==> flow/design.v <==
module system_bus
	#(parameter DATA_WIDTH = 8, 
	parameter ADDR_WIDTH = 14, 
	parameter NO_OF_MASTER = 4, 
	parameter NO_OF_SLAVE = 8,
	parameter [NO_OF_SLAVE*ADDR_WIDTH-1:0] SLAVE_BASE_ADDR = {14'd10, 14'd20, 14'd30, 14'd40, 14'd50, 14'd60, 14'd70, 14'd80}, 
	parameter [NO_OF_SLAVE*ADDR_WIDTH-1:0] SLAVE_END_ADDR = {14'd19, 14'd29, 14'd39, 14'd49, 14'd59, 14'd69, 14'd79, 14'd89}
	) 
	(
	input clk,
	input reset_n,
	input [ADDR_WIDTH*NO_OF_MASTER-1:0]  addr_avm, 
	output [DATA_WIDTH*NO_OF_MASTER-1:0]  readdata_avm,
	input [DATA_WIDTH*NO_OF_MASTER-1:0]  writedata_avm, 
	input [NO_OF_MASTER-1:0]  readen_avm,
	input [NO_OF_MASTER-1:0]  writeen_avm,
	output [NO_OF_MASTER-1:0]  readvalid_avm,
	output [NO_OF_MASTER-1:0]  writevalid_avm,
	input [NO_OF_MASTER-1:0]  waitrequest_avm,
	input [4*NO_OF_MASTER-1:0]priority_no,
	output [ADDR_WIDTH*NO_OF_SLAVE-1:0]  addr_avs,
	input [DATA_WIDTH*NO_OF_SLAVE-1:0]  readdata_avs,
	output [DATA_WIDTH*NO_OF_SLAVE-1:0]  writedata_avs,
	output [NO_OF_SLAVE-1:0]  readen_avs,
	output [NO_OF_SLAVE-1:0]  writeen_avs,
	input [NO_OF_SLAVE-1:0]  readvalid_avs,
	input [NO_OF_SLAVE-1:0]  writevalid_avs,
	output reg [NO_OF_SLAVE-1:0]  waitrequest_avs
	);
	reg [NO_OF_MASTER-1:0] readen_avm_last, writeen_avm_last, readen_avm_reg, writeen_avm_reg;
	reg [NO_OF_MASTER-1:0]  readvalid_avm_reg, readvalid_avm_reg_out, writevalid_avm_reg_out;
	reg [DATA_WIDTH-1:0]  readdata_avm_reg [NO_OF_MASTER-1:0];
	reg [7:0] readvalid_avs_last, writevalid_avs_last;
	reg [DATA_WIDTH-1:0]  readdata_avs_reg [NO_OF_SLAVE-1:0];
	reg [NO_OF_SLAVE-1:0] readvalid_avs_reg;
	reg [NO_OF_SLAVE-1:0] writevalid_avs_reg;
	wire [NO_OF_SLAVE:0] readvalid_avs_reg_x = {1'b0, readvalid_avs_reg};
	wire [NO_OF_SLAVE:0] writevalid_avs_reg_x = {1'b0, writevalid_avs_reg};
	reg [ADDR_WIDTH-1:0] addr_avs_reg [NO_OF_SLAVE-1:0];
	reg [DATA_WIDTH-1:0]  writedata_avs_reg [NO_OF_SLAVE-1:0];
	reg [NO_OF_SLAVE-1:0]  readen_avs_reg, writeen_avs_reg, readen_avs_reg_out, writeen_avs_reg_out;
	wire [ADDR_WIDTH-1:0] addr_avm_wire [NO_OF_MASTER-1:0];
	wire [DATA_WIDTH-1:0] writedata_avm_wire [NO_OF_MASTER-1:0];
	wire [3:0] priority_wire [NO_OF_MASTER-1:0];
	wire [4*NO_OF_MASTER-1:0] priority_no_with_active;
	reg [7:0] free_slaves;
	reg [3:0] last_state_stage_1_2;
	reg [1:0] master_slave_mux_master;
	reg [7:0] slave_master_demux_slave;
	reg [3:0] counter_s_p_master [NO_OF_MASTER-1:0];
	reg [3:0] value_s_p_master [NO_OF_MASTER-1:0];
	reg [7:0] slave_en_flag;
	reg [4:0] s_p_conversion_counter;
	reg [4:0] s_p_conversion_value;
	reg [3:0] s_p_conversion_counter_4;
	reg [3:0] s_p_conversion_value_4;
	reg stage_2_state;
	reg stage_4_state;
	reg [DATA_WIDTH + 2 - 1:0] shift_reg_slave;
	reg [DATA_WIDTH + ADDR_WIDTH + 2-1:0] shift_reg_master;
	reg [3:0] master_enable;
	reg [7:0] last_state_stage_3_4;
	reg [7:0] last_state_stage_3_4_single;
	reg [7:0] slave_active_stage_3;
	wire [31:0] slave_master_priority;
	wire [31:0] slave_master_priority_with_active;
	wire [3:0] master_enable_wire;
	wire m2s_serial_bus,s2m_serial_bus;
	wire [7:0] master_corresponding_slave [3:0];
	wire [3:0] master_active_stage_1;
	reg [3:0] mux_demux_slave_corresponding_master [7:0] ;
	reg [1:0] mux_demux_slave_corresponding_master_2bit [7:0] ;
	reg [2:0] master_corresponding_slave_3bit [NO_OF_MASTER-1:0];
	reg [4:0] counter_s_p_slave [NO_OF_SLAVE-1:0];
	reg [4:0] value_s_p_slave [NO_OF_SLAVE-1:0];
	reg [1:0] state_master_interface [NO_OF_MASTER-1:0];
	reg [1:0] state_slave_interface [NO_OF_SLAVE-1:0];
	reg [7:0] slave_master_mux_slave;
	reg [3:0] slave_master_mux_slave_3b;
	reg [3:0] slave_master_mux_slave_3b_tem;
	reg [3:0] master_releaser_stage;
	reg [7:0] slave_releaser_stage;
	assign master_active_stage_1=(readen_avm_reg | writeen_avm_reg) & (~last_state_stage_1_2) & (~{((master_corresponding_slave[3] & free_slaves) == 8'b0),((master_corresponding_slave[2] & free_slaves) == 8'b0),((master_corresponding_slave[1] & free_slaves) == 8'b0),((master_corresponding_slave[0] & free_slaves) == 8'b0)});
	assign slave_master_priority={priority_wire[mux_demux_slave_corresponding_master_2bit[7]],priority_wire[mux_demux_slave_corresponding_master_2bit[6]],priority_wire[mux_demux_slave_corresponding_master_2bit[5]],priority_wire[mux_demux_slave_corresponding_master_2bit[4]],priority_wire[mux_demux_slave_corresponding_master_2bit[3]],priority_wire[mux_demux_slave_corresponding_master_2bit[2]],priority_wire[mux_demux_slave_corresponding_master_2bit[1]],priority_wire[mux_demux_slave_corresponding_master_2bit[0]]};
	assign readen_avs = readen_avs_reg_out;
	assign writeen_avs = writeen_avs_reg_out;
	assign readvalid_avm=readvalid_avm_reg_out;
	assign writevalid_avm=writevalid_avm_reg_out;
	assign master_enable_wire=master_enable;
	assign m2s_serial_bus=shift_reg_master[DATA_WIDTH + ADDR_WIDTH + 1];
	assign s2m_serial_bus=shift_reg_slave[DATA_WIDTH + 1];
	genvar i, j, k;
	generate
		for ( i=0;i<NO_OF_MASTER;i=i+1)  
			begin : VECTORIZE_INTERFACE_SIGNALS
				assign priority_wire[i]=priority_no[i*4+3:i*4];
				assign addr_avm_wire[i]=addr_avm[(i+1)*ADDR_WIDTH-1:i*ADDR_WIDTH];
				assign writedata_avm_wire[i]=writedata_avm[(i+1)*DATA_WIDTH-1:i*DATA_WIDTH];
			end
		for ( k=0;k<NO_OF_MASTER;k=k+1)  
			begin : ADDRESS_DECODING_0  
				for ( i=0;i<NO_OF_SLAVE;i=i+1)
					begin : ADDRESS_DECODING_1
						assign master_corresponding_slave[k][i]=(addr_avm[ADDR_WIDTH*k-1+ADDR_WIDTH:ADDR_WIDTH*k] >= SLAVE_BASE_ADDR[(i+1)*ADDR_WIDTH-1:i*ADDR_WIDTH])? ((addr_avm[ADDR_WIDTH*k-1+ADDR_WIDTH:ADDR_WIDTH*k] <= SLAVE_END_ADDR[(i+1)*ADDR_WIDTH-1:i*ADDR_WIDTH])? 1'b1:1'b0):1'b0 ;
					end
			end
		for ( i=0;i<NO_OF_MASTER;i=i+1)  
			begin : BIT_CONVERSION_8_3
				always @(*)
					begin
						case(master_corresponding_slave[i])
							8'b00000001:
								begin
									master_corresponding_slave_3bit[i]=3'b000;
								end
							8'b00000010:
								begin
									master_corresponding_slave_3bit[i]=3'b001;
								end
							8'b00000100:
								begin
									master_corresponding_slave_3bit[i]=3'b010;
								end
							8'b00001000:
								begin
									master_corresponding_slave_3bit[i]=3'b011;
								end
							8'b00010000:
								begin
									master_corresponding_slave_3bit[i]=3'b100;
								end
							8'b00100000:
								begin
									master_corresponding_slave_3bit[i]=3'b101;
								end
							8'b01000000:
								begin
									master_corresponding_slave_3bit[i]=3'b110;
								end
							8'b10000000:
								begin
									master_corresponding_slave_3bit[i]=3'b111;
								end
							default:
								begin
									master_corresponding_slave_3bit[i]=3'b00;
								end
						endcase
					end
			end
		for ( i=0;i<NO_OF_MASTER;i=i+1)  
			begin : IDENTIFY_MASTER_REQUEST_DECTING_WITH_EDGE
				always @(posedge clk or negedge reset_n)
					if (~reset_n)
						begin
							readen_avm_reg[i]<=1'b0;
							writeen_avm_reg[i]<=1'b0;
						end
					else
					begin
						case({((~readen_avm_last[i]) & readen_avm[i]), master_releaser_stage[i]})
							2'b10,2'b11:
								begin
									readen_avm_reg[i]<=1'b1;
								end
							2'b01:
								begin
									readen_avm_reg[i]<=1'b0;
								end
							2'b00:
								begin
									readen_avm_reg[i]<=readen_avm_reg[i];
								end
							default:
								begin
									readen_avm_reg[i]<=1'b0;
								end
						endcase
						case({((~writeen_avm_last[i]) & writeen_avm[i]), master_releaser_stage[i]})
							2'b10,2'b11:
								begin
									writeen_avm_reg[i]<=1'b1;
								end
							2'b01:
								begin
									writeen_avm_reg[i]<=1'b0;
								end
							2'b00:
								begin
									writeen_avm_reg[i]<=writeen_avm_reg[i];
								end
							default:
								begin
									writeen_avm_reg[i]<=1'b0;
								end
						endcase
					end
			end
		for ( i=0;i<NO_OF_SLAVE;i=i+1)  
			begin : BIT_CONVERSION_4_2
				always @(*)
					begin
						case(mux_demux_slave_corresponding_master[i])
							4'b0001:
								begin
									mux_demux_slave_corresponding_master_2bit[i]=2'b00;
								end
							4'b0010:
								begin
									mux_demux_slave_corresponding_master_2bit[i]=2'b01;
								end
							4'b0100:
								begin
									mux_demux_slave_corresponding_master_2bit[i]=2'b10;
								end
							4'b1000:
								begin
									mux_demux_slave_corresponding_master_2bit[i]=2'b11;
								end
							default:
								begin
									mux_demux_slave_corresponding_master_2bit[i]=2'b00;
								end
						endcase
					end
			end
		for ( i=0;i<NO_OF_MASTER;i=i+1)  
			begin : DETECT_MASTER_REQUESTS_WITH_PRIORITY
				assign priority_no_with_active[i*4]=priority_no[i*4] & master_active_stage_1[i];
				assign priority_no_with_active[i*4+1]=priority_no[i*4+1] & master_active_stage_1[i];
				assign priority_no_with_active[i*4+2]=priority_no[i*4+2] & master_active_stage_1[i];
				assign priority_no_with_active[i*4+3]=priority_no[i*4+3] & master_active_stage_1[i];
			end
		for ( i=0;i<NO_OF_SLAVE;i=i+1)  
			begin : DETECT_SLAVE_READY_WITH_PRIORITY
				assign slave_master_priority_with_active[i*4]=slave_master_priority[i*4] & slave_active_stage_3[i];
				assign slave_master_priority_with_active[i*4+1]=slave_master_priority[i*4+1] & slave_active_stage_3[i];
				assign slave_master_priority_with_active[i*4+2]=slave_master_priority[i*4+2] & slave_active_stage_3[i];
				assign slave_master_priority_with_active[i*4+3]=slave_master_priority[i*4+3] & slave_active_stage_3[i];
			end
		for (i=0;i<NO_OF_SLAVE;i=i+1)  
			begin : SAMPLE_DATA_FROM_SLAVE_INTERFACE
				assign writedata_avs[(i+1)*DATA_WIDTH-1:i*DATA_WIDTH] = writedata_avs_reg[i];
				assign addr_avs[(i+1)*ADDR_WIDTH-1:i*ADDR_WIDTH]=addr_avs_reg[i]-SLAVE_BASE_ADDR[i];
				always @(posedge clk or negedge reset_n)	
					begin
						if (~reset_n)
							begin
								readvalid_avs_reg[i]<=1'b0;
								writevalid_avs_reg[i]<=1'b0;
								readdata_avs_reg[i]<=8'b0;
								waitrequest_avs[i]<=1'b0;
							end
						else	
							begin
								case ({(readvalid_avs[i] & (~readvalid_avs_last[i])),(writevalid_avs[i] & (~writevalid_avs_last[i]))})
									2'b11:
										begin
											readvalid_avs_reg[i]<=readvalid_avs[i];
											writevalid_avs_reg[i]<=writevalid_avs[i];
											readdata_avs_reg[i]<=readdata_avs[i*8+7:i*8];
											waitrequest_avs[i]<=1'b1;
										end
									2'b10:
										begin
											readvalid_avs_reg[i]<=readvalid_avs[i];
											writevalid_avs_reg[i]<=writevalid_avs[i];
											readdata_avs_reg[i]<=readdata_avs[i*8+7:i*8];
											waitrequest_avs[i]<=1'b1;
										end
									2'b01:
										begin
											readvalid_avs_reg[i]<=readvalid_avs[i];
											writevalid_avs_reg[i]<=writevalid_avs[i];
											readdata_avs_reg[i]<=readdata_avs_reg[i];
											waitrequest_avs[i]<=1'b1;
										end
									2'b00:
										begin
											readvalid_avs_reg[i]<=readvalid_avs_reg[i];
											writevalid_avs_reg[i]<=writevalid_avs_reg[i];
											readdata_avs_reg[i]<=readdata_avs_reg[i];
											waitrequest_avs[i]<=1'b0;
										end
									default:
										begin
											readvalid_avs_reg[i]<=1'b0;
											writevalid_avs_reg[i]<=1'b0;
											readdata_avs_reg[i]<=8'b0;
											waitrequest_avs[i]<=1'b0;
										end
								endcase
							end
					end
			end
		for (j=0;j<NO_OF_SLAVE;j=j+1)  
			begin : SERIAL_TO_PARALLEL_CONVERSION_AT_SLAVE_INTERFACES
				always @(posedge clk or negedge reset_n) 
					begin
						if(~reset_n)
							begin
								counter_s_p_slave[j]<=5'b0;
								value_s_p_slave[j]<=5'b0;	
								state_slave_interface[j]<=2'b0;
								writeen_avs_reg[j] <= 1'b0;
								readen_avs_reg[j] <= 1'b0;
								addr_avs_reg[j]<={ADDR_WIDTH{1'b0}};
								writedata_avs_reg[j]<=8'b0;
								writeen_avs_reg_out[j]<=1'b0;
								readen_avs_reg_out[j] <=1'b0;
							end
						else	
							begin
								case(state_slave_interface[j])
									2'b0:
										begin
											writeen_avs_reg[j] <= writeen_avs_reg[j];
											counter_s_p_slave[j]<=5'b0;
											writedata_avs_reg[j]<=writedata_avs_reg[j];
											addr_avs_reg[j]<=addr_avs_reg[j];
											value_s_p_slave[j]<=value_s_p_slave[j];
											if (slave_en_flag[j])
												begin
													state_slave_interface[j] <=2'b1;
													readen_avs_reg[j] <= m2s_serial_bus;
												end
											else
												begin
													state_slave_interface[j] <=2'b0;
													readen_avs_reg[j] <= 1'b0;
												end
											if (writeen_avs_reg_out[j] & writevalid_avs[j])
												begin
													writeen_avs_reg_out[j]<=1'b0;
												end
											else
												begin
													writeen_avs_reg_out[j]<=writeen_avs_reg_out[j];
												end
											if (readen_avs_reg_out[j] & readvalid_avs[j])
												begin
													readen_avs_reg_out[j] <=1'b0;
												end
											else
												begin
													readen_avs_reg_out[j] <=readen_avs_reg_out[j];
												end		
										end
									2'b01:
										begin
											writeen_avs_reg[j] <= m2s_serial_bus;
											readen_avs_reg[j] <= readen_avs_reg[j];			
											counter_s_p_slave[j]<=5'b0;
											state_slave_interface[j] <=2'b10;			
											writedata_avs_reg[j]<=writedata_avs_reg[j];
											addr_avs_reg[j]<=addr_avs_reg[j];			
											if(readen_avs_reg[j])
												begin
													value_s_p_slave[j]<=ADDR_WIDTH-1'b1;
												end
											else
												begin
													value_s_p_slave[j]<=ADDR_WIDTH+DATA_WIDTH-1'b1;
												end
											if (writeen_avs_reg_out[j] & writevalid_avs[j])
												begin
													writeen_avs_reg_out[j]<=1'b0;
												end
											else
												begin
													writeen_avs_reg_out[j]<=writeen_avs_reg_out[j];
												end
											if (readen_avs_reg_out[j] & readvalid_avs[j])
												begin
													readen_avs_reg_out[j] <=1'b0;
												end
											else
												begin
													readen_avs_reg_out[j] <=readen_avs_reg_out[j];
												end
										end
									2'b10:
										begin
											writeen_avs_reg[j] <= writeen_avs_reg[j];
											readen_avs_reg[j] <= readen_avs_reg[j];
											value_s_p_slave[j]<=value_s_p_slave[j];
											writedata_avs_reg[j]<={writedata_avs_reg[j],addr_avs_reg[j][ADDR_WIDTH-1]};			
											addr_avs_reg[j]<={addr_avs_reg[j],m2s_serial_bus};			
										if(value_s_p_slave[j] == counter_s_p_slave[j] )
											begin
												counter_s_p_slave[j]<=5'd0;
												writeen_avs_reg_out[j]<=writeen_avs_reg[j];
												readen_avs_reg_out[j] <= readen_avs_reg[j];
												state_slave_interface[j] <=2'b0;
											end
										else			
											begin
												counter_s_p_slave[j]<=counter_s_p_slave[j]+5'd1;
												writeen_avs_reg_out[j]<=writeen_avs_reg_out[j];
												readen_avs_reg_out[j] <=readen_avs_reg_out[j];
												state_slave_interface[j] <=2'b10;
											end					
										end
									default:
										begin
											counter_s_p_slave[j]<=5'b0;
											value_s_p_slave[j]<=5'b0;	
											state_slave_interface[j]<=2'b0;
											writeen_avs_reg[j] <= 1'b0;
											readen_avs_reg[j] <= 1'b0;
											addr_avs_reg[j]<={ADDR_WIDTH{1'b0}};
											writedata_avs_reg[j]<=8'b0;
											writeen_avs_reg_out[j]<=1'b0;
											readen_avs_reg_out[j] <=1'b0;
										end		
								endcase
							end
					end
		end
		for (j=0;j<NO_OF_MASTER;j=j+1) 
			begin : SERIAL_TO_PARALLEL_CONVERSION_AT_MASTER_INTERFACES
				assign readdata_avm[(j+1)*DATA_WIDTH-1:j*DATA_WIDTH]=readdata_avm_reg[j];
				always @(posedge clk or negedge reset_n) 
					begin
						if(~reset_n)
							begin
								counter_s_p_master[j]<=4'b0;
								value_s_p_master[j]<=4'b0;	
								state_master_interface[j]<=2'b0;
								readdata_avm_reg[j] <= 8'b0;
								readvalid_avm_reg[j] <= 1'b0;
								readvalid_avm_reg_out[j] <= 1'b0;
								writevalid_avm_reg_out[j] <= 1'b0;
							end
						else	
							begin
								case(state_master_interface[j])
									2'b0:
										begin
											counter_s_p_master[j]<=4'b0;
											value_s_p_master[j]<=value_s_p_master[j];
											readdata_avm_reg[j] <= readdata_avm_reg[j];
											if (master_enable_wire[j])
												begin
													state_master_interface[j] <=2'b1;
												end
											else
												begin
													state_master_interface[j] <=2'b0;
												end
											casex({master_enable_wire[j],(readen_avm[j] | writeen_avm[j] | waitrequest_avm[j])})
												2'b1x:
													begin
														readvalid_avm_reg[j] <= s2m_serial_bus;
														readvalid_avm_reg_out[j] <= 1'b0;
														writevalid_avm_reg_out[j] <= 1'b0;
													end
												2'b01:
													begin
														readvalid_avm_reg[j] <= readvalid_avm_reg[j];
														readvalid_avm_reg_out[j] <= readvalid_avm_reg_out[j];
														writevalid_avm_reg_out[j] <= writevalid_avm_reg_out[j];
													end
												2'b00:
													begin
														readvalid_avm_reg[j] <= 1'b0;
														readvalid_avm_reg_out[j] <= 1'b0;
														writevalid_avm_reg_out[j] <= 1'b0;
													end
												default:
													begin
														readvalid_avm_reg[j] <= 1'b0;
														readvalid_avm_reg_out[j] <= 1'b0;
														writevalid_avm_reg_out[j] <= 1'b0;
													end
											endcase
										end
									2'b01:
										begin
											counter_s_p_master[j]<=4'b0;
											readvalid_avm_reg[j] <= readvalid_avm_reg[j];
											if(readvalid_avm_reg[j])
												begin
													value_s_p_master[j]<=DATA_WIDTH-1'b1;
													state_master_interface[j] <=2'b10;
													writevalid_avm_reg_out[j] <= s2m_serial_bus;
												end
											else													
												begin
													value_s_p_master[j]<=4'd0;
													state_master_interface[j] <=2'b0;
													writevalid_avm_reg_out[j] <= s2m_serial_bus;
												end
											readvalid_avm_reg_out[j] <= 1'b0;
											readdata_avm_reg[j] <= readdata_avm_reg[j];
										end
									2'b10:
										begin
											value_s_p_master[j]<=value_s_p_master[j];
											readvalid_avm_reg[j] <= readvalid_avm_reg[j];
											readdata_avm_reg[j] <= {readdata_avm_reg[j],s2m_serial_bus}; 
											writevalid_avm_reg_out[j] <= 1'b0;
											if(value_s_p_master[j] == counter_s_p_master[j] )
												begin
													counter_s_p_master[j]<=4'd0;
													readvalid_avm_reg_out[j] <= readvalid_avm_reg[j];
													state_master_interface[j] <=2'b0;
												end
											else
												begin
													counter_s_p_master[j]<=counter_s_p_master[j]+4'd1;
													readvalid_avm_reg_out[j] <= 1'b0;
													state_master_interface[j] <=2'b10;
												end	
										end
									default:
										begin
											readdata_avm_reg[j] <= 8'b0;
											counter_s_p_master[j]<=4'b0;
											value_s_p_master[j]<=4'b0;	
											state_master_interface[j]<=2'b0;
											readvalid_avm_reg[j] <= 1'b0;
											readvalid_avm_reg_out[j] <= 1'b0;
											writevalid_avm_reg_out[j] <= 1'b0;
										end
								endcase
							end
					end
		end
	endgenerate
	always @(posedge clk or negedge reset_n)
		begin
			if(~reset_n)
				begin
					readvalid_avs_last<=8'b0;
					writevalid_avs_last<=8'b0;
					readen_avm_last<=8'b0;
					writeen_avm_last<=8'b0;
				end
			else
				begin
					readvalid_avs_last<=readvalid_avs;
					writevalid_avs_last<=writevalid_avs;
					readen_avm_last<=readen_avm;
					writeen_avm_last<=writeen_avm;
				end
		end
	always @(posedge clk or negedge reset_n) 
		begin
			if (~reset_n)
				begin
					master_slave_mux_master <=2'b0;
					slave_master_demux_slave<=8'b0;
					mux_demux_slave_corresponding_master[0] <= 4'b0;
					mux_demux_slave_corresponding_master[1] <= 4'b0;
					mux_demux_slave_corresponding_master[2] <= 4'b0;
					mux_demux_slave_corresponding_master[3] <= 4'b0;
					mux_demux_slave_corresponding_master[4] <= 4'b0;
					mux_demux_slave_corresponding_master[5] <= 4'b0;
					mux_demux_slave_corresponding_master[6] <= 4'b0;
					mux_demux_slave_corresponding_master[7] <= 4'b0;
				end
			else
				begin      
					casex({priority_no_with_active}) 
						16'b1000xxxxxxxxxxxx:
							begin
								master_slave_mux_master <=2'b11;
								slave_master_demux_slave<=master_corresponding_slave[3];
								mux_demux_slave_corresponding_master[master_corresponding_slave_3bit[3]] <= 4'b1000; 
							end
						16'b0xxx1000xxxxxxxx:
							begin
								master_slave_mux_master <=2'b10;
								slave_master_demux_slave<=master_corresponding_slave[2];
								mux_demux_slave_corresponding_master[master_corresponding_slave_3bit[2]] <= 4'b0100;
							end
						16'b0xxx0xxx1000xxxx:
							begin
								master_slave_mux_master <=2'b01;
								slave_master_demux_slave<=master_corresponding_slave[1];
								mux_demux_slave_corresponding_master[master_corresponding_slave_3bit[1]] <= 4'b0010;
							end
						16'b0xxx0xxx0xxx1000:
							begin
								master_slave_mux_master <=2'b0;
								slave_master_demux_slave<=master_corresponding_slave[0];
								mux_demux_slave_corresponding_master[master_corresponding_slave_3bit[0]] <= 4'b0001;
							end
						16'b01000xxx0xxx0xxx:
							begin
								master_slave_mux_master <=2'b11;
								slave_master_demux_slave<=master_corresponding_slave[3];
								mux_demux_slave_corresponding_master[master_corresponding_slave_3bit[3]] <= 4'b1000;
							end
						16'b00xx01000xxx0xxx:
							begin
								master_slave_mux_master <=2'b10;
								slave_master_demux_slave<=master_corresponding_slave[2];
								mux_demux_slave_corresponding_master[master_corresponding_slave_3bit[2]] <= 4'b0100;
							end
						16'b00xx00xx01000xxx:
							begin
								master_slave_mux_master <=2'b01;
								slave_master_demux_slave<=master_corresponding_slave[1];
								mux_demux_slave_corresponding_master[master_corresponding_slave_3bit[1]] <= 4'b0010;
							end
						16'b00xx00xx00xx0100:
							begin
								master_slave_mux_master <=2'b0;
								slave_master_demux_slave<=master_corresponding_slave[0];
								mux_demux_slave_corresponding_master[master_corresponding_slave_3bit[0]] <= 4'b0001;
							end
						16'b001000xx00xx00xx:
							begin
								master_slave_mux_master <=2'b11;
								slave_master_demux_slave<=master_corresponding_slave[3];
								mux_demux_slave_corresponding_master[master_corresponding_slave_3bit[3]] <= 4'b1000;
							end
						16'b000x001000xx00xx:
							begin
								master_slave_mux_master <=2'b10;
								slave_master_demux_slave<=master_corresponding_slave[2];
								mux_demux_slave_corresponding_master[master_corresponding_slave_3bit[2]] <= 4'b0100;
							end
						16'b000x000x001000xx:
							begin
								master_slave_mux_master <=2'b01;
								slave_master_demux_slave<=master_corresponding_slave[1];
								mux_demux_slave_corresponding_master[master_corresponding_slave_3bit[1]] <= 4'b0010;
							end
						16'b000x000x000x0010:
							begin
								master_slave_mux_master <=2'b0;
								slave_master_demux_slave<=master_corresponding_slave[0];
								mux_demux_slave_corresponding_master[master_corresponding_slave_3bit[0]] <= 4'b0001;
							end
						16'b0001000x000x000x:
							begin
								master_slave_mux_master <=2'b11;
								slave_master_demux_slave<=master_corresponding_slave[3];
								mux_demux_slave_corresponding_master[master_corresponding_slave_3bit[3]] <= 4'b1000;
							end
						16'b00000001000x000x:
							begin
								master_slave_mux_master <=2'b10;
								slave_master_demux_slave<=master_corresponding_slave[2];
								mux_demux_slave_corresponding_master[master_corresponding_slave_3bit[2]] <= 4'b0100;
							end
						16'b000000000001000x:
							begin
								master_slave_mux_master <=2'b01;  
								slave_master_demux_slave<=master_corresponding_slave[1];
								mux_demux_slave_corresponding_master[master_corresponding_slave_3bit[1]] <= 4'b0010;
							end
						16'b0000000000000001:
							begin
								master_slave_mux_master <=2'b0;
								slave_master_demux_slave<=master_corresponding_slave[0];
								mux_demux_slave_corresponding_master[master_corresponding_slave_3bit[0]] <= 4'b0001;
							end
						default:
							begin
								master_slave_mux_master <=2'b0;
								slave_master_demux_slave<=8'b0;
							end
					endcase
				end
		end
	always @(posedge clk or negedge reset_n) 
		begin
			if(~reset_n)
				begin
					slave_en_flag <= 8'b0;
					s_p_conversion_counter <= 5'b0;
					s_p_conversion_value<=5'b0;
					shift_reg_master<={(DATA_WIDTH+ADDR_WIDTH+2){1'b0}};
					last_state_stage_1_2<=4'b0;
					stage_2_state<=1'b0;
					free_slaves<=8'hff;
				end
			else
				begin
					case(stage_2_state)
						1'b0:  
							begin
								s_p_conversion_counter <= 5'b0;
								if (writeen_avm[master_slave_mux_master])
									begin
										s_p_conversion_value <= DATA_WIDTH+ADDR_WIDTH+1'b1; 
										shift_reg_master <= {readen_avm[master_slave_mux_master],writeen_avm[master_slave_mux_master] ,writedata_avm_wire[master_slave_mux_master], addr_avm_wire[master_slave_mux_master]};
									end
								else
									begin
										s_p_conversion_value <= ADDR_WIDTH+1'b1;
										shift_reg_master <= {readen_avm[master_slave_mux_master],writeen_avm[master_slave_mux_master] , addr_avm_wire[master_slave_mux_master], {DATA_WIDTH{1'b0}}};
									end
								if(slave_master_demux_slave!=8'b0)  
									begin 
										slave_en_flag <= slave_master_demux_slave;
										last_state_stage_1_2 <= (last_state_stage_1_2 ^ master_releaser_stage) | (1'b1 << master_slave_mux_master);
										stage_2_state <= 1'b1;
										free_slaves <= ((free_slaves|slave_releaser_stage) ^ slave_master_demux_slave);
									end
								else
									begin
										slave_en_flag<=8'b0;
										stage_2_state <= stage_2_state;
										last_state_stage_1_2 <= (last_state_stage_1_2 ^ master_releaser_stage);
										free_slaves <=(free_slaves|slave_releaser_stage);
									end
							end
						1'b1:
							begin
								s_p_conversion_value<=s_p_conversion_value;  
								slave_en_flag<=8'b0;
								last_state_stage_1_2 <= (last_state_stage_1_2 ^ master_releaser_stage);
								free_slaves<=(free_slaves|slave_releaser_stage);
								shift_reg_master<= {shift_reg_master[DATA_WIDTH+ADDR_WIDTH:0],1'b0};
								if(s_p_conversion_counter == s_p_conversion_value)
									begin
										stage_2_state <= 1'b0;
										s_p_conversion_counter <= 5'b0;
									end
								else
									begin
										stage_2_state <= stage_2_state;
										s_p_conversion_counter <= s_p_conversion_counter + 5'b1;
									end
							end
						default:
							begin
								slave_en_flag <= 8'b0;
								s_p_conversion_counter <= 5'b0;
								s_p_conversion_value<=5'b0;
								shift_reg_master<={(DATA_WIDTH+ADDR_WIDTH+2){1'b0}};
								last_state_stage_1_2<=4'b0;
								stage_2_state<=1'b0;
								free_slaves<=8'hff;
							end
					endcase
				end
		end
	always @(posedge clk or negedge reset_n)
		begin 
			if (~reset_n)
				begin
					slave_active_stage_3<=8'b0;
				end
			else
				begin
					slave_active_stage_3<=(slave_active_stage_3|(((~readvalid_avs_last) & readvalid_avs) |  ((~writevalid_avs_last) & writevalid_avs))) & (~last_state_stage_3_4);
				end
		end
	always @(posedge clk or negedge reset_n) 
		begin
			if (~reset_n)
				begin
					slave_master_mux_slave<=8'b0;
					slave_master_mux_slave_3b <= 4'b0;
				end
			else
				begin          
					if ((slave_master_priority_with_active & 32'b11110000000000000000000000000000) == 32'b10000000000000000000000000000000)
						begin
							slave_master_mux_slave<=8'b10000000; slave_master_mux_slave_3b <= 4'b111;
						end
					else if ((slave_master_priority_with_active & 32'b10001111000000000000000000000000) == 32'b00001000000000000000000000000000)
						begin
							slave_master_mux_slave<=8'b01000000; slave_master_mux_slave_3b <= 4'b110;
						end
					else if ((slave_master_priority_with_active & 32'b10001000111100000000000000000000) == 32'b00000000100000000000000000000000)
						begin
							slave_master_mux_slave<=8'b00100000; slave_master_mux_slave_3b <= 4'b101;
						end
					else if ((slave_master_priority_with_active & 32'b10001000100011110000000000000000) == 32'b00000000000010000000000000000000)
						begin
							slave_master_mux_slave<=8'b00010000; slave_master_mux_slave_3b <= 4'b100;
						end
					else if ((slave_master_priority_with_active & 32'b10001000100010001111000000000000) == 32'b00000000000000001000000000000000)
						begin
							slave_master_mux_slave<=8'b00001000; slave_master_mux_slave_3b <= 4'b011;
						end
					else if ((slave_master_priority_with_active & 32'b10001000100010001000111100000000) == 32'b00000000000000000000100000000000)
						begin
							slave_master_mux_slave<=8'b00000100; slave_master_mux_slave_3b <= 4'b010;
						end
					else if ((slave_master_priority_with_active & 32'b10001000100010001000100011110000) == 32'b00000000000000000000000010000000)
						begin
							slave_master_mux_slave<=8'b00000010; slave_master_mux_slave_3b <= 4'b001;
						end
					else if ((slave_master_priority_with_active & 32'b10001000100010001000100010001111) == 32'b00000000000000000000000000001000)
						begin
							slave_master_mux_slave<=8'b00000001; slave_master_mux_slave_3b <= 4'b000;
						end
					else if ((slave_master_priority_with_active & 32'b11111000100010001000100010001000) == 32'b01000000000000000000000000000000)
						begin
							slave_master_mux_slave<=8'b10000000; slave_master_mux_slave_3b <= 4'b111;
						end
					else if ((slave_master_priority_with_active & 32'b11001111100010001000100010001000) == 32'b00000100000000000000000000000000)
						begin
							slave_master_mux_slave<=8'b01000000; slave_master_mux_slave_3b <= 4'b110;
						end
					else if ((slave_master_priority_with_active & 32'b11001100111110001000100010001000) == 32'b00000000010000000000000000000000)
						begin
							slave_master_mux_slave<=8'b00100000; slave_master_mux_slave_3b <= 4'b101;
						end
					else if ((slave_master_priority_with_active & 32'b11001100110011111000100010001000) == 32'b00000000000001000000000000000000)
						begin
							slave_master_mux_slave<=8'b00010000; slave_master_mux_slave_3b <= 4'b100;
						end
					else if ((slave_master_priority_with_active & 32'b11001100110011001111100010001000) == 32'b00000000000000000100000000000000)
						begin
							slave_master_mux_slave<=8'b00001000; slave_master_mux_slave_3b <= 4'b011;
						end
					else if ((slave_master_priority_with_active & 32'b11001100110011001100111110001000) == 32'b00000000000000000000010000000000)
						begin
							slave_master_mux_slave<=8'b00000100; slave_master_mux_slave_3b <= 4'b010;
						end
					else if ((slave_master_priority_with_active & 32'b11001100110011001100110011111000) == 32'b00000000000000000000000001000000)
						begin
							slave_master_mux_slave<=8'b00000010; slave_master_mux_slave_3b <= 4'b001;
						end
					else if ((slave_master_priority_with_active & 32'b11001100110011001100110011001111) == 32'b00000000000000000000000000000100)
						begin
							slave_master_mux_slave<=8'b00000001; slave_master_mux_slave_3b <= 4'b000;
						end
					else if ((slave_master_priority_with_active & 32'b11111100110011001100110011001100) == 32'b00100000000000000000000000000000)
						begin
							slave_master_mux_slave<=8'b10000000; slave_master_mux_slave_3b <= 4'b111;
						end
					else if ((slave_master_priority_with_active & 32'b11101111110011001100110011001100) == 32'b00000010000000000000000000000000)
						begin
							slave_master_mux_slave<=8'b01000000; slave_master_mux_slave_3b <= 4'b110;
						end
					else if ((slave_master_priority_with_active & 32'b11101110111111001100110011001100) == 32'b00000000001000000000000000000000)
						begin
							slave_master_mux_slave<=8'b00100000; slave_master_mux_slave_3b <= 4'b101;
						end
					else if ((slave_master_priority_with_active & 32'b11101110111011111100110011001100) == 32'b00000000000000100000000000000000)
						begin
							slave_master_mux_slave<=8'b00010000; slave_master_mux_slave_3b <= 4'b100;
						end
					else if ((slave_master_priority_with_active & 32'b11101110111011101111110011001100) == 32'b00000000000000000010000000000000)
						begin
							slave_master_mux_slave<=8'b00001000; slave_master_mux_slave_3b <= 4'b011;
						end
					else if ((slave_master_priority_with_active & 32'b11101110111011101110111111001100) == 32'b00000000000000000000001000000000)
						begin
							slave_master_mux_slave<=8'b00000100; slave_master_mux_slave_3b <= 4'b010;
						end
					else if ((slave_master_priority_with_active & 32'b11101110111011101110111011111100) == 32'b00000000000000000000000000100000)
						begin
							slave_master_mux_slave<=8'b00000010; slave_master_mux_slave_3b <= 4'b001;
						end
					else if ((slave_master_priority_with_active & 32'b11101110111011101110111011101111) == 32'b00000000000000000000000000000010)
						begin
							slave_master_mux_slave<=8'b00000001; slave_master_mux_slave_3b <= 4'b000;
						end
					else if ((slave_master_priority_with_active & 32'b11111110111011101110111011101110) == 32'b00010000000000000000000000000000)
						begin
							slave_master_mux_slave<=8'b10000000; slave_master_mux_slave_3b <= 4'b111;
						end
					else if ((slave_master_priority_with_active & 32'b11111111111011101110111011101110) == 32'b00000001000000000000000000000000)
						begin
							slave_master_mux_slave<=8'b01000000; slave_master_mux_slave_3b <= 4'b110;
						end
					else if ((slave_master_priority_with_active & 32'b11111111111111101110111011101110) == 32'b00000000000100000000000000000000)
						begin
							slave_master_mux_slave<=8'b00100000; slave_master_mux_slave_3b <= 4'b101;
						end
					else if ((slave_master_priority_with_active & 32'b11111111111111111110111011101110) == 32'b00000000000000010000000000000000)
						begin
							slave_master_mux_slave<=8'b00010000; slave_master_mux_slave_3b <= 4'b100;
						end
					else if ((slave_master_priority_with_active & 32'b11111111111111111111111011101110) == 32'b00000000000000000001000000000000)
						begin
							slave_master_mux_slave<=8'b00001000; slave_master_mux_slave_3b <= 4'b011;
						end
					else if ((slave_master_priority_with_active & 32'b11111111111111111111111111101110) == 32'b00000000000000000000000100000000)
						begin
							slave_master_mux_slave<=8'b00000100; slave_master_mux_slave_3b <= 4'b010;
						end
					else if ((slave_master_priority_with_active & 32'b11111111111111111111111111111110) == 32'b00000000000000000000000000010000)
						begin
							slave_master_mux_slave<=8'b00000010; slave_master_mux_slave_3b <= 4'b001;
						end
					else if ((slave_master_priority_with_active & 32'b11111111111111111111111111111111) == 32'b00000000000000000000000000000001)
						begin
							slave_master_mux_slave<=8'b00000001; slave_master_mux_slave_3b <= 4'b000;
						end
					else
						begin
							slave_master_mux_slave<=8'b0; slave_master_mux_slave_3b <= 4'b1000;
						end
				end
		end
	always @(posedge clk or negedge reset_n) 
		begin
			if(!reset_n)
				begin
					s_p_conversion_counter_4 <= 4'b0;
					s_p_conversion_value_4 <= 4'b0;
					stage_4_state <= 1'b0;
					shift_reg_slave <= {(DATA_WIDTH + 2){1'b0}}; 
					last_state_stage_3_4<=8'b0;
					last_state_stage_3_4_single<=8'b0;
					master_enable<=4'b0;
					slave_master_mux_slave_3b_tem<=4'b0;
				end
			else
				begin
					case(stage_4_state)
						1'b0:
							begin
								last_state_stage_3_4_single<=8'b0;
								s_p_conversion_counter_4 <= 4'b0;
								if (readvalid_avs_reg_x[slave_master_mux_slave_3b])
									begin
										shift_reg_slave <= {readvalid_avs_reg_x[slave_master_mux_slave_3b], writevalid_avs_reg_x[slave_master_mux_slave_3b], readdata_avs_reg[slave_master_mux_slave_3b]};
										s_p_conversion_value_4 <= DATA_WIDTH+1'b1;
									end
								else
									begin
										shift_reg_slave <= {readvalid_avs_reg_x[slave_master_mux_slave_3b], writevalid_avs_reg_x[slave_master_mux_slave_3b],{DATA_WIDTH{1'b0}}};
										s_p_conversion_value_4 <= 4'd1;
									end
								if(slave_master_mux_slave!=8'b0)
									begin
										stage_4_state <= 1'b1;
										last_state_stage_3_4<=(last_state_stage_3_4^slave_releaser_stage)| (1'b1 << slave_master_mux_slave_3b);
										master_enable<=mux_demux_slave_corresponding_master[slave_master_mux_slave_3b];
									end
								else
									begin
										stage_4_state <= stage_4_state;
										last_state_stage_3_4<=(last_state_stage_3_4^slave_releaser_stage);
										master_enable<=4'b0;
									end
								slave_master_mux_slave_3b_tem<=slave_master_mux_slave_3b;
							end
						1'b1:
							begin
								slave_master_mux_slave_3b_tem<=slave_master_mux_slave_3b_tem;
								master_enable<=4'b0;
								shift_reg_slave[DATA_WIDTH + 1:0] <= {shift_reg_slave[DATA_WIDTH:0],1'b0};
								last_state_stage_3_4<=(last_state_stage_3_4^slave_releaser_stage);
								if(s_p_conversion_counter_4 == s_p_conversion_value_4)
									begin
										stage_4_state <= 1'b0;
										s_p_conversion_counter_4 <= 4'b0;
										last_state_stage_3_4_single<=(1'b1 << slave_master_mux_slave_3b_tem);
									end
								else
									begin
										stage_4_state <= stage_4_state;
										s_p_conversion_counter_4 <= s_p_conversion_counter_4 + 4'b1;
										last_state_stage_3_4_single<=8'b0;
									end
							end
					endcase
				end
		end
		always @(posedge clk or negedge reset_n)  
			begin
				if (~reset_n)
					begin
						master_releaser_stage<=4'b0;
						slave_releaser_stage<=8'b0;
					end
				else
					begin
						case(last_state_stage_3_4_single)
							8'b10000000:
								begin
									master_releaser_stage<=mux_demux_slave_corresponding_master[7];
									slave_releaser_stage<=8'b10000000;
								end
							8'b01000000:
								begin
									master_releaser_stage<=mux_demux_slave_corresponding_master[6];
									slave_releaser_stage<=8'b01000000;
								end
							8'b00100000:
								begin
									master_releaser_stage<=mux_demux_slave_corresponding_master[5];
									slave_releaser_stage<=8'b00100000;
								end
							8'b00010000:
								begin
									master_releaser_stage<=mux_demux_slave_corresponding_master[4];
									slave_releaser_stage<=8'b00010000;
								end
							8'b00001000:
								begin
									master_releaser_stage<=mux_demux_slave_corresponding_master[3];
									slave_releaser_stage<=8'b00001000;
								end
							8'b00000100:
								begin
									master_releaser_stage<=mux_demux_slave_corresponding_master[2];
									slave_releaser_stage<=8'b00000100;
								end
							8'b00000010:
								begin
									master_releaser_stage<=mux_demux_slave_corresponding_master[1];
									slave_releaser_stage<=8'b00000010;
								end
							8'b00000001:
								begin
									master_releaser_stage<=mux_demux_slave_corresponding_master[0];
									slave_releaser_stage<=8'b00000001;
								end
							default:
								begin
									master_releaser_stage<=4'b0;
									slave_releaser_stage<=8'b0;
								end
						endcase		
					end
			end
endmodule
* Step by step through the tools: system_bus *
Tool output for the design above, in the order of the flow.
Line numbers count from 1 in the design file above.
The mark - stands for no value.

inputs
  top = system_bus
  clock port = clk
  library = sky130hd
  library corner = tt_025C_1v80

* Elaborated design *
Counts by Yosys on the flattened word-level netlist (proc, flatten, opt, wreduce). Print and check cells are left out. Cells with the same type and inputs are merged into one.

word-level totals
  flip-flop bits (word level) = 680
  bits in latches = 0
  memory bits (writable) = 0
  ROM bits = 0
  clocked read ports x word width = 0
  memory cells = 0
  input bits = 198
  output and inout port bits = 240
  word-level cells = 1357

operators by class
  add/sub/neg operators = 16
  multipliers = 0
  divide/modulo/power cells = 0
  order comparisons = 64
  equal/unequal tests = 320
  shifts and indexed selects = 7
  mux-type cells = 470
  bitwise logic cells = 149
  reduce/logical cells = 157

operator list
  operator                                                          number
  2-to-1 mux 4 bit                                                  78
  2-to-1 mux 8 bit                                                  37
  case mux 8 bit (select 2 bit)                                     16
  case mux 4 bit (select 4 bit)                                     16
  case mux 14 bit (select 2 bit)                                    8
  >= comparator 14 x 6 -> 1 bit (second input constant)             12
  less-or-equal comparator 14 x 6 -> 1 bit (second input constant)  12
  less-or-equal comparator 14 x 7 -> 1 bit (second input constant)  12
  2-to-1 mux 1 bit                                                  145
  2-to-1 mux 5 bit                                                  28
  case mux 1 bit (select 2 bit)                                     66
  OR reduction 2 bit                                                64
  case mux 8 bit (select 8 bit)                                     2
  case mux 2 bit (select 3 bit)                                     21
  equality test 2 bit (second input constant)                       62
  >= comparator 14 x 5 -> 1 bit (second input constant)             8
  less-or-equal comparator 14 x 5 -> 1 bit (second input constant)  8
  >= comparator 14 x 7 -> 1 bit (second input constant)             8
  inequality test 2 x 1 -> 1 bit (second input constant)            48
  case mux 5 bit (select 2 bit)                                     9
  AND 1 bit                                                         88
  case mux 3 bit (select 7 bit)                                     4
  equality test 2 x 1 -> 1 bit (second input constant)              41
  logical NOT 2 bit                                                 41
  case mux 8 bit (select 4 bit)                                     2
  case mux 4 bit (select 8 bit)                                     2
  equality test 3 bit (second input constant)                       20
  >= comparator 14 x 4 -> 1 bit (second input constant)             4

Not listed: further kinds 90, cells in them 321.

* Logic depth *
Longest topological path by Yosys (ltp), each cell counted once; first at word level (registers and memories cut), then after technology mapping (sequential cells cut; the memories' decode and read muxes count).

logic depth
  depth in word-level cells = 38
  ABC_AREA = 0
  gate-level depth with buffers = 15
  depth with buffers taken out = 12

* After synthesis *
Yosys stat after the flow's synthesis: flattened, memories mapped to cells. It holds for the ABC_AREA given above (unset counts as 0); a run with the other value may have another netlist.

mapped netlist
  cells in the netlist = 3423
  cell area after synthesis = 31884.3 um2
  sequential part of the area = 16540.9 um2
  flip-flops = 660
  buffer cells = 183

cells by type
  cell                       number
  sky130_fd_sc_hd__dfrtp_1   640
  sky130_fd_sc_hd__nand2_1   845
  sky130_fd_sc_hd__nand3_1   265
  sky130_fd_sc_hd__o21ai_0   172
  sky130_fd_sc_hd__nor2_1    223
  sky130_fd_sc_hd__mux4_2    28
  sky130_fd_sc_hd__clkbuf_1  151
  sky130_fd_sc_hd__xor2_1    64
  sky130_fd_sc_hd__dfstp_2   20
  sky130_fd_sc_hd__a22o_1    48
  sky130_fd_sc_hd__xnor2_1   43
  sky130_fd_sc_hd__nand2b_1  58
  sky130_fd_sc_hd__mux2_2    31
  sky130_fd_sc_hd__inv_1     92
  sky130_fd_sc_hd__nor2b_1   55
  sky130_fd_sc_hd__mux2i_1   27
  sky130_fd_sc_hd__a21oi_1   53
  sky130_fd_sc_hd__a22oi_1   35

Not listed: further types 83, cells in them 573.

* Path before layout *
Source: OpenSTA report_checks on the synthesized netlist (no wires, ideal clock, input and output delay 20% of the period each), path of least setup slack; recovery checks are left aside. Register names are those of the netlist, which keeps one name where synthesis merged equal registers.

timing path after synthesis
  path type = input to register
  from = input port addr_avm[45]
  to = register mux_demux_slave_corresponding_master[3][2]
  clock period = 7.0 ns
  input delay = 1.400 ns
  setup time = 0.125 ns
  time at the first pin = 1.400 ns
  arrival = 4.118 ns
  data required time = 6.875 ns
  setup slack = 2.757 ns
  path delay = 2.843 ns
  stages = 12
  buffers on the path = 1
  period reached after synthesis = 4.243 ns

"path delay" is the arrival time less input delay plus setup time.
"stages": output pins that drive a net of the path, with the launching flip-flop's if there is one; two outputs of one cell count as two.
"period reached after synthesis" is the clock period less the worst setup slack; recovery checks do not enter. This is arithmetic on one report: input and output delays are still those of the set period (20% each).
The rows between start and end are the longest chain of elaborated cells between them; the timing report does not say that the signal goes this way. Where chains are equally long, one stands for them.
A line is the first line of the expression or statement that the cell stems from. Yosys adds cells for indexed reads and writes and turns some case tables into memories.
At most two assigning lines are given for a register; there are more.

between the ends, after synthesis
  path through = sky130_fd_sc_hd__buf_6 > sky130_fd_sc_hd__and3_4 > sky130_fd_sc_hd__a22o_1 > sky130_fd_sc_hd__a32o_1 > sky130_fd_sc_hd__a211o_1 > sky130_fd_sc_hd__and2_4 > sky130_fd_sc_hd__and4_1 > sky130_fd_sc_hd__nor4_2 > sky130_fd_sc_hd__nor3_2 > sky130_fd_sc_hd__a41o_1 > sky130_fd_sc_hd__a221oi_4 > sky130_fd_sc_hd__mux2_4
  cells in the longest elaborated chain = 12
  elaborated cells between the ends (all ways) = 77
  classes of those cells = compare (16); eq/ne (28); mux (19); logic (7); reduce/logical (7)

RTL lines, path after synthesis
  item                                      line  RTL
  from (decl)                               12    input [ADDR_WIDTH*NO_OF_MASTER-1:0] addr_avm,
  less-or-equal comparator 14 x 7 -> 1 bit  104   assign master_corresponding_slave[k][i]=(addr_avm[ADDR_WIDTH*k-1+ADDR_WIDTH:ADDR_WIDTH*k] >= SLAVE_BASE_ADDR[( ...
  2-to-1 mux 1 bit (2 in a row)             104
  AND 8 bit                                 83    assign master_active_stage_1=(readen_avm_reg | writeen_avm_reg) & (~last_state_stage_1_2) & (~{((master_corres ...
  logical NOT 8 bit                         83
  inverter 4 bit                            83
  AND 4 bit                                 83
  AND 1 bit                                 229   assign priority_no_with_active[i*4]=priority_no[i*4] & master_active_stage_1[i];
  equality test 16 x 1 -> 1 bit             565   casex({priority_no_with_active})
  OR reduction 4 bit                        -
  inequality test 2 x 1 -> 1 bit            -
  AND reduction 5 bit                       -
  to (assign)                               557   mux_demux_slave_corresponding_master[3] <= 4'b0;
  to (assign)                               570   mux_demux_slave_corresponding_master[master_corresponding_slave_3bit[3]] <= 4'b1000;
  to (decl)                                 71    reg [3:0] mux_demux_slave_corresponding_master [7:0] ;

* Worst path after layout *
Path of least setup slack in the final report of stored run 1 (OpenROAD, finished layout, wires in). Where an end is a register, its clock arrival counts in the times.

timing path post-layout
  path type = input to register
  from = input port addr_avm[34]
  to = register mux_demux_slave_corresponding_master[0][1]
  clock period = 4.07 ns
  input delay = 0.81 ns
  setup time = 0.08 ns
  time at the first pin = 0.81 ns
  arrival = 4.45 ns
  data required time = 4.60 ns
  setup slack = 0.15 ns
  stages = 13
  buffers on the path = 1

The rows between start and end are the longest chain of elaborated cells between them; the timing report does not say that the signal goes this way. Where chains are equally long, one stands for them.
At most two assigning lines are given for a register; there are more.

between the ends, post-layout
  path through = sky130_fd_sc_hd__clkdlybuf4s50_1 > sky130_fd_sc_hd__or3b_1 > sky130_fd_sc_hd__o22ai_1 > sky130_fd_sc_hd__a22o_1 > sky130_fd_sc_hd__o31a_1 > sky130_fd_sc_hd__a32oi_1 > sky130_fd_sc_hd__a31oi_1 > sky130_fd_sc_hd__and3b_1 > sky130_fd_sc_hd__or2_2 > sky130_fd_sc_hd__and2_1 > sky130_fd_sc_hd__a211oi_2 > sky130_fd_sc_hd__inv_2 > sky130_fd_sc_hd__o21a_1
  cells in the longest elaborated chain = 12
  elaborated cells between the ends (all ways) = 76
  classes of those cells = compare (16); eq/ne (26); mux (19); logic (7); reduce/logical (8)

RTL lines, path post-layout
  item                                      line  RTL
  from (decl)                               12    input [ADDR_WIDTH*NO_OF_MASTER-1:0] addr_avm,
  less-or-equal comparator 14 x 7 -> 1 bit  104   assign master_corresponding_slave[k][i]=(addr_avm[ADDR_WIDTH*k-1+ADDR_WIDTH:ADDR_WIDTH*k] >= SLAVE_BASE_ADDR[( ...
  2-to-1 mux 1 bit (2 in a row)             104
  AND 8 bit                                 83    assign master_active_stage_1=(readen_avm_reg | writeen_avm_reg) & (~last_state_stage_1_2) & (~{((master_corres ...
  logical NOT 8 bit                         83
  inverter 4 bit                            83
  AND 4 bit                                 83
  AND 1 bit                                 229   assign priority_no_with_active[i*4]=priority_no[i*4] & master_active_stage_1[i];
  equality test 16 x 1 -> 1 bit             565   casex({priority_no_with_active})
  OR reduction 4 bit                        -
  inequality test 2 x 1 -> 1 bit            -
  AND reduction 5 bit                       -
  to (assign)                               554   mux_demux_slave_corresponding_master[0] <= 4'b0;
  to (assign)                               570   mux_demux_slave_corresponding_master[master_corresponding_slave_3bit[3]] <= 4'b1000;
  to (decl)                                 71    reg [3:0] mux_demux_slave_corresponding_master [7:0] ;

## Implementation results

Flow measurements of system_bus on sky130hd: 4 stored runs with different settings, listed in no order. Input and output delays are each 20% of the period that was set; the output load is 0.01 pF.
"achieved clock period (ns)" = clock period - worst setup slack. The figure is calculated, with input and output delays left at 20% of the set period.
"worst setup path time (ns)" is the time allowed to the run's worst setup path (the clock period less input and output delay, where it has them) less its slack. Clock arrival times count: a late capture clock shortens it, a late launch clock lengthens it.
"finish__power__total": no workload was simulated; the value follows from the tool's default switching activity.

settings of stored run 1
{
  "CAP_MARGIN": 20,
  "CELL_PAD_IN_SITES_GLOBAL_PLACEMENT": 2,
  "CORE_ASPECT_RATIO": 1.05,
  "CORE_UTILIZATION": 24,
  "CTS_CLUSTER_DIAMETER": 340,
  "CTS_CLUSTER_SIZE": 43,
  "GPL_ROUTABILITY_DRIVEN": 1,
  "HOLD_SLACK_MARGIN": 0.17,
  "MIN_ROUTING_LAYER": "met1",
  "PLACE_DENSITY": 0.57,
  "SETUP_SLACK_MARGIN": 0.04,
  "period_ns": 4.07,
  "CORE_MARGIN": 2,
  "SLEW_MARGIN": 20
}
report of stored run 1
yosys chip area after synthesis (um^2): 31884.3
finish__design__die__area: 135785.0
finish__design__instance__area__stdcell: 40794.1
finish__design__instance__utilization: 0.3083
finish__timing__setup__ws: 0.148
finish__timing__setup__tns: 0.000
finish__timing__hold__ws: 0.191
finish__power__total: 1.371e-02
achieved clock period (ns): 3.922
worst setup path time (ns): 3.11
worst setup path kind: input to register

settings of stored run 2
{
  "CAP_MARGIN": 25,
  "CELL_PAD_IN_SITES_DETAIL_PLACEMENT": 0,
  "CELL_PAD_IN_SITES_GLOBAL_PLACEMENT": 1,
  "CORE_ASPECT_RATIO": 0.85,
  "CORE_MARGIN": 4,
  "CORE_UTILIZATION": 17,
  "CTS_CLUSTER_SIZE": 72,
  "PLACE_DENSITY_LB_ADDON": 0.09,
  "SLEW_MARGIN": 15,
  "period_ns": 5.33
}
report of stored run 2
yosys chip area after synthesis (um^2): 31884.3
finish__design__die__area: 194570.0
finish__design__instance__area__stdcell: 42437.0
finish__design__instance__utilization: 0.2278
finish__timing__setup__ws: 0.719
finish__timing__setup__tns: 0.000
finish__timing__hold__ws: 0.399
finish__power__total: 1.419e-02
achieved clock period (ns): 4.611
worst setup path time (ns): 3.55
worst setup path kind: input to register

settings of stored run 3
{
  "CORE_UTILIZATION": 40,
  "PLACE_DENSITY": 0.6,
  "SETUP_SLACK_MARGIN": 0.19,
  "period_ns": 5.19,
  "CAP_MARGIN": 20,
  "CORE_MARGIN": 2,
  "SLEW_MARGIN": 20
}
report of stored run 3
yosys chip area after synthesis (um^2): 31884.3
finish__design__die__area: 81984.9
finish__design__instance__area__stdcell: 39821.9
finish__design__instance__utilization: 0.5041
finish__timing__setup__ws: 0.764
finish__timing__setup__tns: 0.000
finish__timing__hold__ws: 0.411
finish__power__total: 1.340e-02
achieved clock period (ns): 4.426
worst setup path time (ns): 3.39
worst setup path kind: input to register

settings of stored run 4
{
  "ABC_AREA": 1,
  "CAP_MARGIN": 25,
  "CELL_PAD_IN_SITES_DETAIL_PLACEMENT": 0,
  "CELL_PAD_IN_SITES_GLOBAL_PLACEMENT": 1,
  "CORE_ASPECT_RATIO": 0.85,
  "CORE_MARGIN": 4,
  "CORE_UTILIZATION": 17,
  "CTS_CLUSTER_SIZE": 72,
  "HOLD_SLACK_MARGIN": 0.02,
  "MAX_ROUTING_LAYER": "met4",
  "PLACE_DENSITY_LB_ADDON": 0.09,
  "SETUP_SLACK_MARGIN": 1.38,
  "SLEW_MARGIN": 15,
  "TNS_END_PERCENT": 100,
  "period_ns": 5.33
}
report of stored run 4
yosys chip area after synthesis (um^2): 33851.2
finish__design__die__area: 206351.0
finish__design__instance__area__stdcell: 44888.1
finish__design__instance__utilization: 0.2276
finish__timing__setup__ws: 1.583
finish__timing__setup__tns: 0.000
finish__timing__hold__ws: 0.371
finish__power__total: 1.307e-02
achieved clock period (ns): 3.747
worst setup path time (ns): 2.68
worst setup path kind: register to output
